==> flow/design.v <==
module alu(rs1,rs2,alu_control,funct3,funct7,zero,alu_out);
input [31:0] rs1;
input [31:0] rs2;
input [3:0] alu_control;
input [2:0] funct3;
input [6:0] funct7;
output reg zero;             
output reg[31:0] alu_out;
always @(*)begin
	alu_out=0;
	zero=0;
	case(alu_control)
		4'b0000:begin 
			case(funct3)
				0:begin
					if(funct7==7'b0000000)begin 
						alu_out=rs1+rs2;
					end
					else begin 
						alu_out=rs1-rs2;
					end
				end
				1:begin
					alu_out=rs1<<rs2[4:0];
				end
				2:begin
					alu_out=($signed(rs1) < $signed(rs2))?1:0;
				end
				3:begin
					alu_out=(rs1<rs2)?1:0;
				end
				4:begin
					alu_out=rs1^rs2;
				end
				5:begin
					if(funct7==7'b0000000)begin
						alu_out=rs1>>rs2[4:0];
					end
					else begin
						alu_out=$signed(rs1)>>>rs2[4:0];
					end
				end
				6:begin
					alu_out=rs1|rs2;
				end
				default:begin
					alu_out=rs1&rs2;
				end
			endcase
		end
		4'b0001:begin 
			alu_out=rs1+rs2;
		end
		4'b0010:begin 
			case(funct3)
				0:begin
					alu_out=rs1+rs2;
				end
				1:begin
					alu_out=rs1<<rs2[4:0];
				end
				2:begin
					alu_out=($signed(rs1)<$signed(rs2))?1:0;
				end
				3:begin
					alu_out=(rs1<rs2)?1:0;
				end
				4:begin
					alu_out=rs1^rs2;
				end
				5:begin
					if(rs2[11:5]==7'b0000000)begin
						alu_out=rs1>>rs2[4:0];
					end
					else begin
						alu_out=$signed(rs1)>>>rs2[4:0];
					end
				end
				6:begin
					alu_out=rs1|rs2;
				end
				default:begin
					alu_out=rs1&rs2;
				end
			endcase
		end
		4'b0011:begin 
			alu_out=rs1+rs2;
		end
		4'b0100:begin 
			case(funct3)
				0:zero=(rs1==rs2);
				1:zero=(rs1!=rs2);
				4:zero=($signed(rs1)<$signed(rs2));
				5:zero=($signed(rs1)>=$signed(rs2));
				6:zero=(rs1<rs2);
				7:zero=(rs1>=rs2);
				default:zero=0;
			endcase
		end
		4'b0101:begin 
			alu_out=rs2;
		end
		4'b0110:begin 
			alu_out=rs1+rs2;
		end
		default:begin
			alu_out=0;
			zero=0;
		end
	endcase
end
endmodule
module decoder(instr_out,control_signal);
input [31:0] instr_out;
output reg [13:0] control_signal;
always @(*) begin
case (instr_out[6:0])
	7'b0110011:begin 
		control_signal=14'b0000_1100_00_0001;
		end
	7'b0000011:begin 
		control_signal=14'b0001_1110_00_1000;
		end
	7'b0010011:begin 
		control_signal=14'b0010_1100_00_1001;
		end
	7'b0100011:begin 
		control_signal=14'b0011_0101_00_1000;
		end
	7'b1100011:begin 
		control_signal=14'b0100_0100_11_0000;
		end
	7'b0110111:begin 
		control_signal=14'b0101_1111_00_1111;
		end
	7'b1100111:begin 
		control_signal=14'b0110_1011_10_1011;
		end
	7'b0010111:begin 
		control_signal=14'b0111_1100_00_0111;
		end
	7'b1101111:begin 
		control_signal=14'b1000_1000_01_0011;
		end
	default:
		control_signal=14'b0000_0000_00_0000;
endcase
end
endmodule
module immgen(instr,imm);
input [31:0] instr;
output reg [31:0]imm;
always@(*)begin
	case(instr[6:0])
		7'b0000011,7'b0010011,7'b1100111:begin           
			if(instr[31]==1)begin 
				imm={{20{1'b1}},instr[31:20]};
			end
			else begin
				imm={{20{1'b0}},instr[31:20]};
			end
		end
		7'b0100011:begin 
			if(instr[31]==1)begin
				imm = {{20{1'b1}} , instr[31:25] , instr[11:7]};
			end
			else begin
				imm = {{20{1'b0}} , instr[31:25] , instr[11:7]};
			end
		end
		7'b1100011:begin  
			if(instr[31]==1)begin
				imm = {{19{1'b1}} , instr[31] , instr[7] , instr[30:25] , instr[11:8],1'b0};
			end
			else begin
				imm = {{19{1'b0}} , instr[31] , instr[7] , instr[30:25] , instr[11:8],1'b0};
			end
		end
		7'b0010111,7'b0110111:begin 
			imm={instr[31:12],{12{1'b0}}};
		end
		7'b1101111:begin 
			if(instr[31]==1)begin
				imm = {{11{1'b1}} , instr[31] , instr[19:12] , instr[20] , instr[30:21] , 1'b0};
			end
			else begin
				imm = {{11{1'b0}} , instr[31] , instr[19:12] , instr[20] , instr[30:21] , 1'b0};
			end
		end
		default:begin
			imm=0;
		end
	endcase
end
endmodule
module regfile(clk,rs1_addr,rs2_addr,rd_addr,reg_wrt,rd_data,rs1_data,rs2_data);
input clk;
input [4:0] rs1_addr;
input [4:0] rs2_addr;
input [4:0] rd_addr;
input reg_wrt;
input [31:0] rd_data;
output reg[31:0] rs1_data;
output reg[31:0] rs2_data;
reg [31:0] r [1:31];
always@(posedge clk) begin
	rs1_data <= (rs1_addr == 5'd0) ? 32'd0 : r[rs1_addr];
	rs2_data <= (rs2_addr == 5'd0) ? 32'd0 : r[rs2_addr];
	if(reg_wrt && rd_addr != 5'd0)
		r[rd_addr] <= rd_data;
end
endmodule
module CPU(
    input             clk,
    input             rst,
    input      [31:0] data_out,
    input      [31:0] instr_out,
    output reg        instr_read,
    output reg        data_read,
    output reg [31:0] instr_addr,
    output reg [31:0] data_addr,
    output reg [3:0]  data_write,
    output reg [31:0] data_in
);
localparam S_IF  = 2'd0;
localparam S_ID  = 2'd1;
localparam S_EX  = 2'd2;
localparam S_MEM = 2'd3;
reg  [1:0]  state;
reg  [31:0] pc;
reg  [31:0] ir;
reg  [1:0]  ld_off;
wire [13:0] signal;
wire [31:0] rs1_data;
wire [31:0] rs2_data;
wire [31:0] imm;
wire [31:0] src2;
wire        zero;
wire [31:0] alu_out;
wire [31:0] pc_plus_imm;
wire [31:0] pc_plus4;
reg  [31:0] rd_data;
reg         reg_wrt;
reg  [31:0] next_pc;
reg  [31:0] ld_data;
wire [6:0] opcode = ir[6:0];
wire [2:0] funct3 = ir[14:12];
wire is_load   = (opcode == 7'b0000011);
wire is_store  = (opcode == 7'b0100011);
wire is_branch = (opcode == 7'b1100011);
wire is_jal    = (opcode == 7'b1101111);
wire is_jalr   = (opcode == 7'b1100111);
wire is_auipc  = (opcode == 7'b0010111);
decoder decoder(
.instr_out(ir),
.control_signal(signal)
);
regfile regfile(
.clk(clk),
.rs1_addr(instr_out[19:15]),
.rs2_addr(instr_out[24:20]),
.rd_addr(ir[11:7]),
.reg_wrt(reg_wrt),
.rd_data(rd_data),
.rs1_data(rs1_data),
.rs2_data(rs2_data)
);
immgen immgen(
.instr(ir),
.imm(imm)
);
assign pc_plus4    = pc + 32'd4;
assign pc_plus_imm = pc + imm;
assign src2 = signal[3] ? imm : rs2_data;
alu alu(
.rs1(rs1_data),
.rs2(src2),
.alu_control(signal[13:10]),
.funct3(funct3),
.funct7(ir[31:25]),
.zero(zero),
.alu_out(alu_out)
);
always @(*) begin
	case (funct3)
		3'b000: begin
			case (ld_off)
				2'd0: ld_data = {{24{data_out[7]}},  data_out[7:0]};
				2'd1: ld_data = {{24{data_out[15]}}, data_out[15:8]};
				2'd2: ld_data = {{24{data_out[23]}}, data_out[23:16]};
				default: ld_data = {{24{data_out[31]}}, data_out[31:24]};
			endcase
		end
		3'b001: ld_data = ld_off[1] ? {{16{data_out[31]}}, data_out[31:16]}
		                            : {{16{data_out[15]}}, data_out[15:0]};
		3'b100: begin
			case (ld_off)
				2'd0: ld_data = {24'd0, data_out[7:0]};
				2'd1: ld_data = {24'd0, data_out[15:8]};
				2'd2: ld_data = {24'd0, data_out[23:16]};
				default: ld_data = {24'd0, data_out[31:24]};
			endcase
		end
		3'b101: ld_data = ld_off[1] ? {16'd0, data_out[31:16]} : {16'd0, data_out[15:0]};
		default: ld_data = data_out;
	endcase
end
always @(*) begin
	if ((is_branch && zero) || is_jal)
		next_pc = pc_plus_imm;
	else if (is_jalr)
		next_pc = {alu_out[31:1], 1'b0};
	else
		next_pc = pc_plus4;
end
always @(*) begin
	reg_wrt = 1'b0;
	rd_data = alu_out;
	if (state == S_MEM) begin
		reg_wrt = 1'b1;
		rd_data = ld_data;
	end else if (state == S_EX && !is_load) begin
		reg_wrt = signal[9];
		if (is_jal || is_jalr)
			rd_data = pc_plus4;
		else if (is_auipc)
			rd_data = pc_plus_imm;
	end
end
always @(*) begin
	instr_read = (state == S_IF);
	instr_addr = pc;
	data_addr  = alu_out;
	data_read  = (state == S_EX) && is_load;
	data_write = 4'b0000;
	data_in    = rs2_data;
	if (state == S_EX && is_store) begin
		case (funct3)
			3'b000: begin
				data_write = 4'b0001 << alu_out[1:0];
				data_in    = {4{rs2_data[7:0]}};
			end
			3'b001: begin
				data_write = alu_out[1] ? 4'b1100 : 4'b0011;
				data_in    = {2{rs2_data[15:0]}};
			end
			default: data_write = 4'b1111;
		endcase
	end
end
always @(posedge clk) begin
	if (rst) begin
		state <= S_IF;
		pc    <= 32'd0;
	end else begin
		case (state)
			S_IF: state <= S_ID;
			S_ID: begin
				ir    <= instr_out;
				state <= S_EX;
			end
			S_EX: begin
				ld_off <= alu_out[1:0];
				if (is_load) begin
					state <= S_MEM;
				end else begin
					pc    <= next_pc;
					state <= S_IF;
				end
			end
			default: begin
				pc    <= pc_plus4;
				state <= S_IF;
			end
		endcase
	end
end
endmodule
==> From RTL to reports: CPU <==
The steps from the RTL of CPU to its reports follow in flow order.
Lines are those of the file above, counted from 1.
Library cell names are shortened.
{ "design": {"top": "CPU", "clk_port": "clk", "lib": "sky130hd", "pvt_corner": "tt_025C_1v80"} }

==> After elaboration <==
Source: Yosys, flattened and elaborated, memories not mapped. Widths are those after wreduce. Print and check cells do not count.
Yosys's memory passes give these memory sizes; they may raise the number of words (mostly to a power of two), join words into wider ones and drop unused or constant bits.
{ "classes": {"shift": 4, "logic": 5, "n_cmp": 4, "n_mux": 42, "reduce_and_logical": 24, "equal": 30, "addsub": 4} }
{ "ops": {"columns": ["op", "count"], "rows": [
  ["two-way mux 32 bit", 18],
  ["case mux 32 bit (select 7 bit)", 2],
  ["case mux 32 bit (select 4 bit)", 2],
  ["case mux 32 bit (select 5 bit)", 1],
  ["case mux 32 bit (select 2 bit)", 2],
  ["case mux 14 bit (select 9 bit)", 1],
  ["case mux 32 bit (select 3 bit)", 1],
  ["adder 32 bit", 2],
  [">= comparator 32 bit", 2],
  ["< comparator 32 bit", 2],
  ["adder 32 x 3 -> 32 bit (second input constant)", 1],
  ["subtractor 32 bit", 1],
  ["== test 32 bit", 1],
  ["inequality test 32 bit", 1],
  ["bitwise AND 32 bit", 1],
  ["OR 32 bit", 1],
  ["bitwise XOR 32 bit", 1],
  ["<< shifter 32 x 5 -> 32 bit", 1],
  [">> shifter 32 x 5 -> 32 bit", 1],
  [">>> shifter 32 x 5 -> 32 bit", 1],
  ["case mux 8 bit (select 3 bit)", 1],
  ["== test 7 x 6 -> 1 bit (second input constant)", 3],
  ["== test 7 bit (second input constant)", 3],
  ["two-way mux 16 bit", 1],
  ["== test 7 x 5 -> 1 bit (second input constant)", 2],
  ["zero test 7 bit", 2],
  ["== test 3 bit (second input constant)", 4],
  ["== test 4 x 3 -> 1 bit (second input constant)", 3]
]} }
Other operator kinds: 28; their cells: 51.
{ "word_totals": {"register_bits": 68, "clocked_rd_ports_x_width": 64, "word_cells": 118, "n_memories": 1, "ramBits": 992} }
{ "mem_list": {"columns": ["name", "size", "word_bits", "rd", "write_ports", "line_no", "text"], "rows": [
  ["regfile.r", 31, 32, 2, 1, 206, "reg [31:0] r [1:31];"]
]} }

==> Depth <==
Longest topological path by Yosys (ltp), each cell counted once; first at word level (registers and memories cut), then after technology mapping (sequential cells cut; the memories' decode and read muxes count).
{ "depth": {"depth_word": 13, "ABC_AREA": 0, "depth_mapped": 28, "mapped_depth_nobuf": 21} }

==> Mapped cells and area <==
Source: synth_stat.txt of the flow (Yosys; design flattened, memories mapped). It holds for the ABC_AREA given above (unset counts as 0); a run with the other value may have another netlist.
{ "synth_totals": {"cells": 5421, "yosys_area_um2": 67243.2, "flip_flops": 1126} }
{ "by_type": {"columns": ["cell", "count"], "rows": [
  ["edfxtp_1", 1026],
  ["mux4_2", 499],
  ["dfxtp_1", 100],
  ["mux2i_1", 189],
  ["a21oi_1", 347],
  ["o21ai_0", 328],
  ["ha_1", 114],
  ["nor2_1", 353],
  ["nand2_1", 349],
  ["nand3_1", 217],
  ["clkbuf_1", 272],
  ["mux2_2", 87],
  ["o211ai_1", 108],
  ["a221oi_1", 87],
  ["xnor2_1", 72],
  ["nor3_1", 111],
  ["inv_1", 142],
  ["o221ai_1", 52]
]} }
Other cell types: 95; their cells: 968.
The figures by module come from a second, unflattened synthesis with its own total; it is not the netlist above.
{ "unflattened": {"cells_unflattened": 5072, "area_unflattened_um2": 66610.1} }
Rows give one instance, submodules left out.
{ "modules": {"columns": ["mod", "instances", "cells", "mod_area_um2"], "rows": [
  ["regfile", 1, 2406, 47396.7],
  ["alu", 1, 1556, 10700.3],
  ["CPU", 1, 987, 7669.9],
  ["immgen", 1, 79, 546.8],
  ["decoder", 1, 44, 296.5]
]} }

==> Timing after synthesis <==
OpenSTA on the mapped netlist: ideal clock, no wires. The path of least setup slack (recovery checks aside). Input and output delay are each 20% of the period. Register names are those of the netlist, which keeps one name where synthesis merged equal registers.
{ "synth_path": {"path_type": "reg2reg", "from": "reg ir[5]", "to": "mem regfile.r[10][21]", "required_ns": 14.262, "setup_ns": 0.738, "slack_ns": 6.272, "path_delay_ns": 8.728, "path_stages": 24, "clock_period_ns": 15.0, "launch_ns": 0.000, "arrival_time_ns": 7.990, "period_less_setup_slack_ns": 8.728} }
"path_delay_ns" is the arrival time less input delay plus setup time.
"path_stages": output pins that drive a net of the path, with the launching flip-flop's if there is one; two outputs of one cell count as two.
"period_less_setup_slack_ns" is the clock period less the worst setup slack; recovery checks do not enter. This is arithmetic on one report: input and output delays are still those of the set period (20% each).
{ "synth_between": {"cell_sequence": "edfxtp_1 -> buf_2 -> buf_6 -> or3b_1 -> a21oi_2 -> o211ai_1 -> and2_1 -> buf_6 -> inv_2 -> clkbuf_1 -> buf_1 -> clkbuf_1 -> ha_1 -> clkbuf_1 -> a2111o_1 -> o21bai_1 -> a31oi_1 -> o21ai_0 -> a31o_2 -> xnor2_1 -> a221oi_1 -> o311ai_1 -> a211oi_1 -> a2111oi_0"} }
{ "synth_lines": {"columns": ["item", "line_no", "text"], "rows": [
  ["from (decl)", 232, "reg  [31:0] ir;"],
  ["from (assign)", 360, "ir <= instr_out;"],
  ["to (decl)", 206, "reg [31:0] r [1:31];"]
]} }
Chain of elaborated cells between the ends: none given.

==> Worst path after layout <==
Path of least setup slack in the final report of flow run A (OpenROAD, finished layout, wires in). Where an end is a register, its clock arrival counts in the times.
{ "layout_path": {"path_type": "reg2out", "from": "reg ir[2]", "to": "out data_write[3]", "output_delay_ns": 3.28, "path_stages": 22, "slack_ns": 4.50, "arrival_time_ns": 8.62, "required_ns": 13.12, "clock_period_ns": 16.4, "launch_ns": 0.72} }
The rows between start and end are the longest chain of elaborated cells between them; the timing report does not say that the signal goes this way. Where chains are equally long, one stands for them.
A line is the first line of the expression or statement that the cell stems from. Yosys adds cells for indexed reads and writes and turns some case tables into memories.
{ "layout_between": {"cell_sequence": "edfxtp_1 -> nand4bb_1 -> o22ai_2 -> and2_1 -> a21oi_1 -> o21ai_0 -> buf_4 -> inv_1 -> ha_1 -> inv_1 -> a21oi_1 -> nand2_1 -> o31ai_1 -> nand4_1 -> nor4_1 -> a21oi_1 -> o211ai_1 -> o2111ai_1 -> o221ai_1 -> buf_4 -> o21ba_2 -> clkdlybuf4s50_1", "elab_chain_len": 11, "cells_between": 45, "cone_classes": "add/sub: 2; compare: 2; eq/ne: 14; shift: 4; mux: 14; logic: 3; reduce/logical: 6"} }
{ "layout_lines": {"columns": ["item", "line_no", "text"], "rows": [
  ["from (decl)", 232, "reg  [31:0] ir;"],
  ["from (assign)", 360, "ir <= instr_out;"],
  ["== test 7 x 5 -> 1 bit", 155, "case(instr[6:0])"],
  ["OR reduction 2 bit", 155, null],
  ["case mux 32 bit (select 5 bit)", 155, null],
  ["two-way mux 32 bit", 275, "assign src2 = signal[3] ? imm : rs2_data;"],
  ["< comparator 32 bit", 66, "alu_out=(rs1<rs2)?1:0;"],
  ["two-way mux 1 bit", 66, null],
  ["case mux 32 bit (select 7 bit)", 55, "case(funct3)"],
  ["case mux 32 bit (select 4 bit)", 12, "case(alu_control)"],
  ["<< shifter 1 x 2 -> 4 bit", 341, "data_write = 4'b0001 << alu_out[1:0];"],
  ["case mux 4 bit (select 2 bit)", 339, "case (funct3)"],
  ["two-way mux 4 bit", 338, "if (state == S_EX && is_store) begin"],
  ["to (decl)", 223, "output reg [3:0]  data_write,"]
]} }

Subject: flow runs of CPU

Hi,

Measured results for CPU: 6 stored runs of the Yosys and OpenROAD flow on sky130hd. The settings differ; the order carries no meaning. The constraints put input and output delay at 20% of the set period each and load the outputs with 0.01 pF.
"achieved clock period (ns)" means the clock period less the worst setup slack. The figure is calculated, with input and output delays left at 20% of the set period.
By "worst setup path time (ns)" is meant the share of the clock period that the worst setup path is allowed (20% is reserved at inputs, 20% at outputs), minus its slack. Clock arrival times at its registers enter into it.
"finish__power__total" is the tool's figure for a default switching activity; nothing was simulated.

settings of flow run A
{
  "CORE_UTILIZATION": 45,
  "period_ns": 16.4,
  "CAP_MARGIN": 20,
  "CORE_MARGIN": 2,
  "SLEW_MARGIN": 20
}
report of flow run A
yosys chip area after synthesis (um^2): 67243.2
finish__design__die__area: 152537.0
finish__design__instance__area__stdcell: 75693.8
finish__timing__setup__ws: 4.503
finish__timing__hold__ws: 0.527
finish__power__total: 7.991e-03
achieved clock period (ns): 11.897
worst setup path time (ns): 8.62
worst setup path kind: reg2out

settings of flow run B
{
  "CELL_PAD_IN_SITES_GLOBAL_PLACEMENT": 2,
  "CORE_UTILIZATION": 38,
  "CTS_CLUSTER_SIZE": 19,
  "PLACE_DENSITY_LB_ADDON": 0.11,
  "SETUP_SLACK_MARGIN": 3.34,
  "SLEW_MARGIN": 20,
  "period_ns": 13.9,
  "CAP_MARGIN": 20,
  "CORE_MARGIN": 2
}
report of flow run B
yosys chip area after synthesis (um^2): 67243.2
finish__design__die__area: 180336.0
finish__design__instance__area__stdcell: 76622.2
finish__timing__setup__ws: 3.365
finish__timing__hold__ws: 0.585
finish__power__total: 9.466e-03
achieved clock period (ns): 10.535
worst setup path time (ns): 7.75
worst setup path kind: reg2out

settings of flow run C
{
  "CORE_UTILIZATION": 45,
  "SETUP_SLACK_MARGIN": 0.41,
  "period_ns": 11.5,
  "CAP_MARGIN": 20,
  "CORE_MARGIN": 2,
  "SLEW_MARGIN": 20
}
report of flow run C
yosys chip area after synthesis (um^2): 67243.2
finish__design__die__area: 152537.0
finish__design__instance__area__stdcell: 75595.0
finish__timing__setup__ws: 0.744
finish__timing__hold__ws: 0.536
finish__power__total: 1.135e-02
achieved clock period (ns): 10.756
worst setup path time (ns): 8.46
worst setup path kind: reg2out

settings of flow run D
{
  "ABC_AREA": 0,
  "CAP_MARGIN": 5,
  "CELL_PAD_IN_SITES_DETAIL_PLACEMENT": 2,
  "CELL_PAD_IN_SITES_GLOBAL_PLACEMENT": 3,
  "CORE_ASPECT_RATIO": 1.1,
  "CORE_UTILIZATION": 45,
  "CTS_CLUSTER_SIZE": 99,
  "GPL_ROUTABILITY_DRIVEN": 0,
  "PLACE_DENSITY_LB_ADDON": 0.11,
  "SLEW_MARGIN": 35,
  "TNS_END_PERCENT": 75,
  "period_ns": 19.3,
  "CORE_MARGIN": 2
}
report of flow run D
yosys chip area after synthesis (um^2): 67243.2
finish__design__die__area: 152541.0
finish__design__instance__area__stdcell: 76193.1
finish__timing__setup__ws: 6.804
finish__timing__hold__ws: 0.590
finish__power__total: 7.101e-03
achieved clock period (ns): 12.496
worst setup path time (ns): 8.64
worst setup path kind: reg2out

settings of flow run E
{
  "ABC_AREA": 1,
  "CELL_PAD_IN_SITES_DETAIL_PLACEMENT": 1,
  "CELL_PAD_IN_SITES_GLOBAL_PLACEMENT": 1,
  "CORE_ASPECT_RATIO": 1.74,
  "CORE_UTILIZATION": 53,
  "CTS_CLUSTER_DIAMETER": 243,
  "GPL_ROUTABILITY_DRIVEN": 0,
  "GPL_TIMING_DRIVEN": 1,
  "MAX_ROUTING_LAYER": "met5",
  "PLACE_DENSITY_LB_ADDON": 0.27,
  "period_ns": 15.9,
  "CAP_MARGIN": 20,
  "CORE_MARGIN": 2,
  "SLEW_MARGIN": 20
}
report of flow run E
yosys chip area after synthesis (um^2): 68877.3
finish__design__die__area: 132967.0
finish__design__instance__area__stdcell: 76214.3
finish__timing__setup__ws: 4.619
finish__timing__hold__ws: 0.597
finish__power__total: 8.243e-03
achieved clock period (ns): 11.281
worst setup path time (ns): 8.10
worst setup path kind: reg2out

settings of flow run F
{
  "CAP_MARGIN": 30,
  "CORE_UTILIZATION": 34,
  "GPL_TIMING_DRIVEN": 0,
  "PLACE_DENSITY_LB_ADDON": 0.25,
  "SLEW_MARGIN": 35,
  "period_ns": 15.0,
  "CORE_MARGIN": 2
}
report of flow run F
yosys chip area after synthesis (um^2): 67243.2
finish__design__die__area: 201350.0
finish__design__instance__area__stdcell: 80283.2
finish__timing__setup__ws: 1.511
finish__timing__hold__ws: 0.588
finish__power__total: 9.140e-03
achieved clock period (ns): 13.489
worst setup path time (ns): 10.49
worst setup path kind: reg2out

Regards
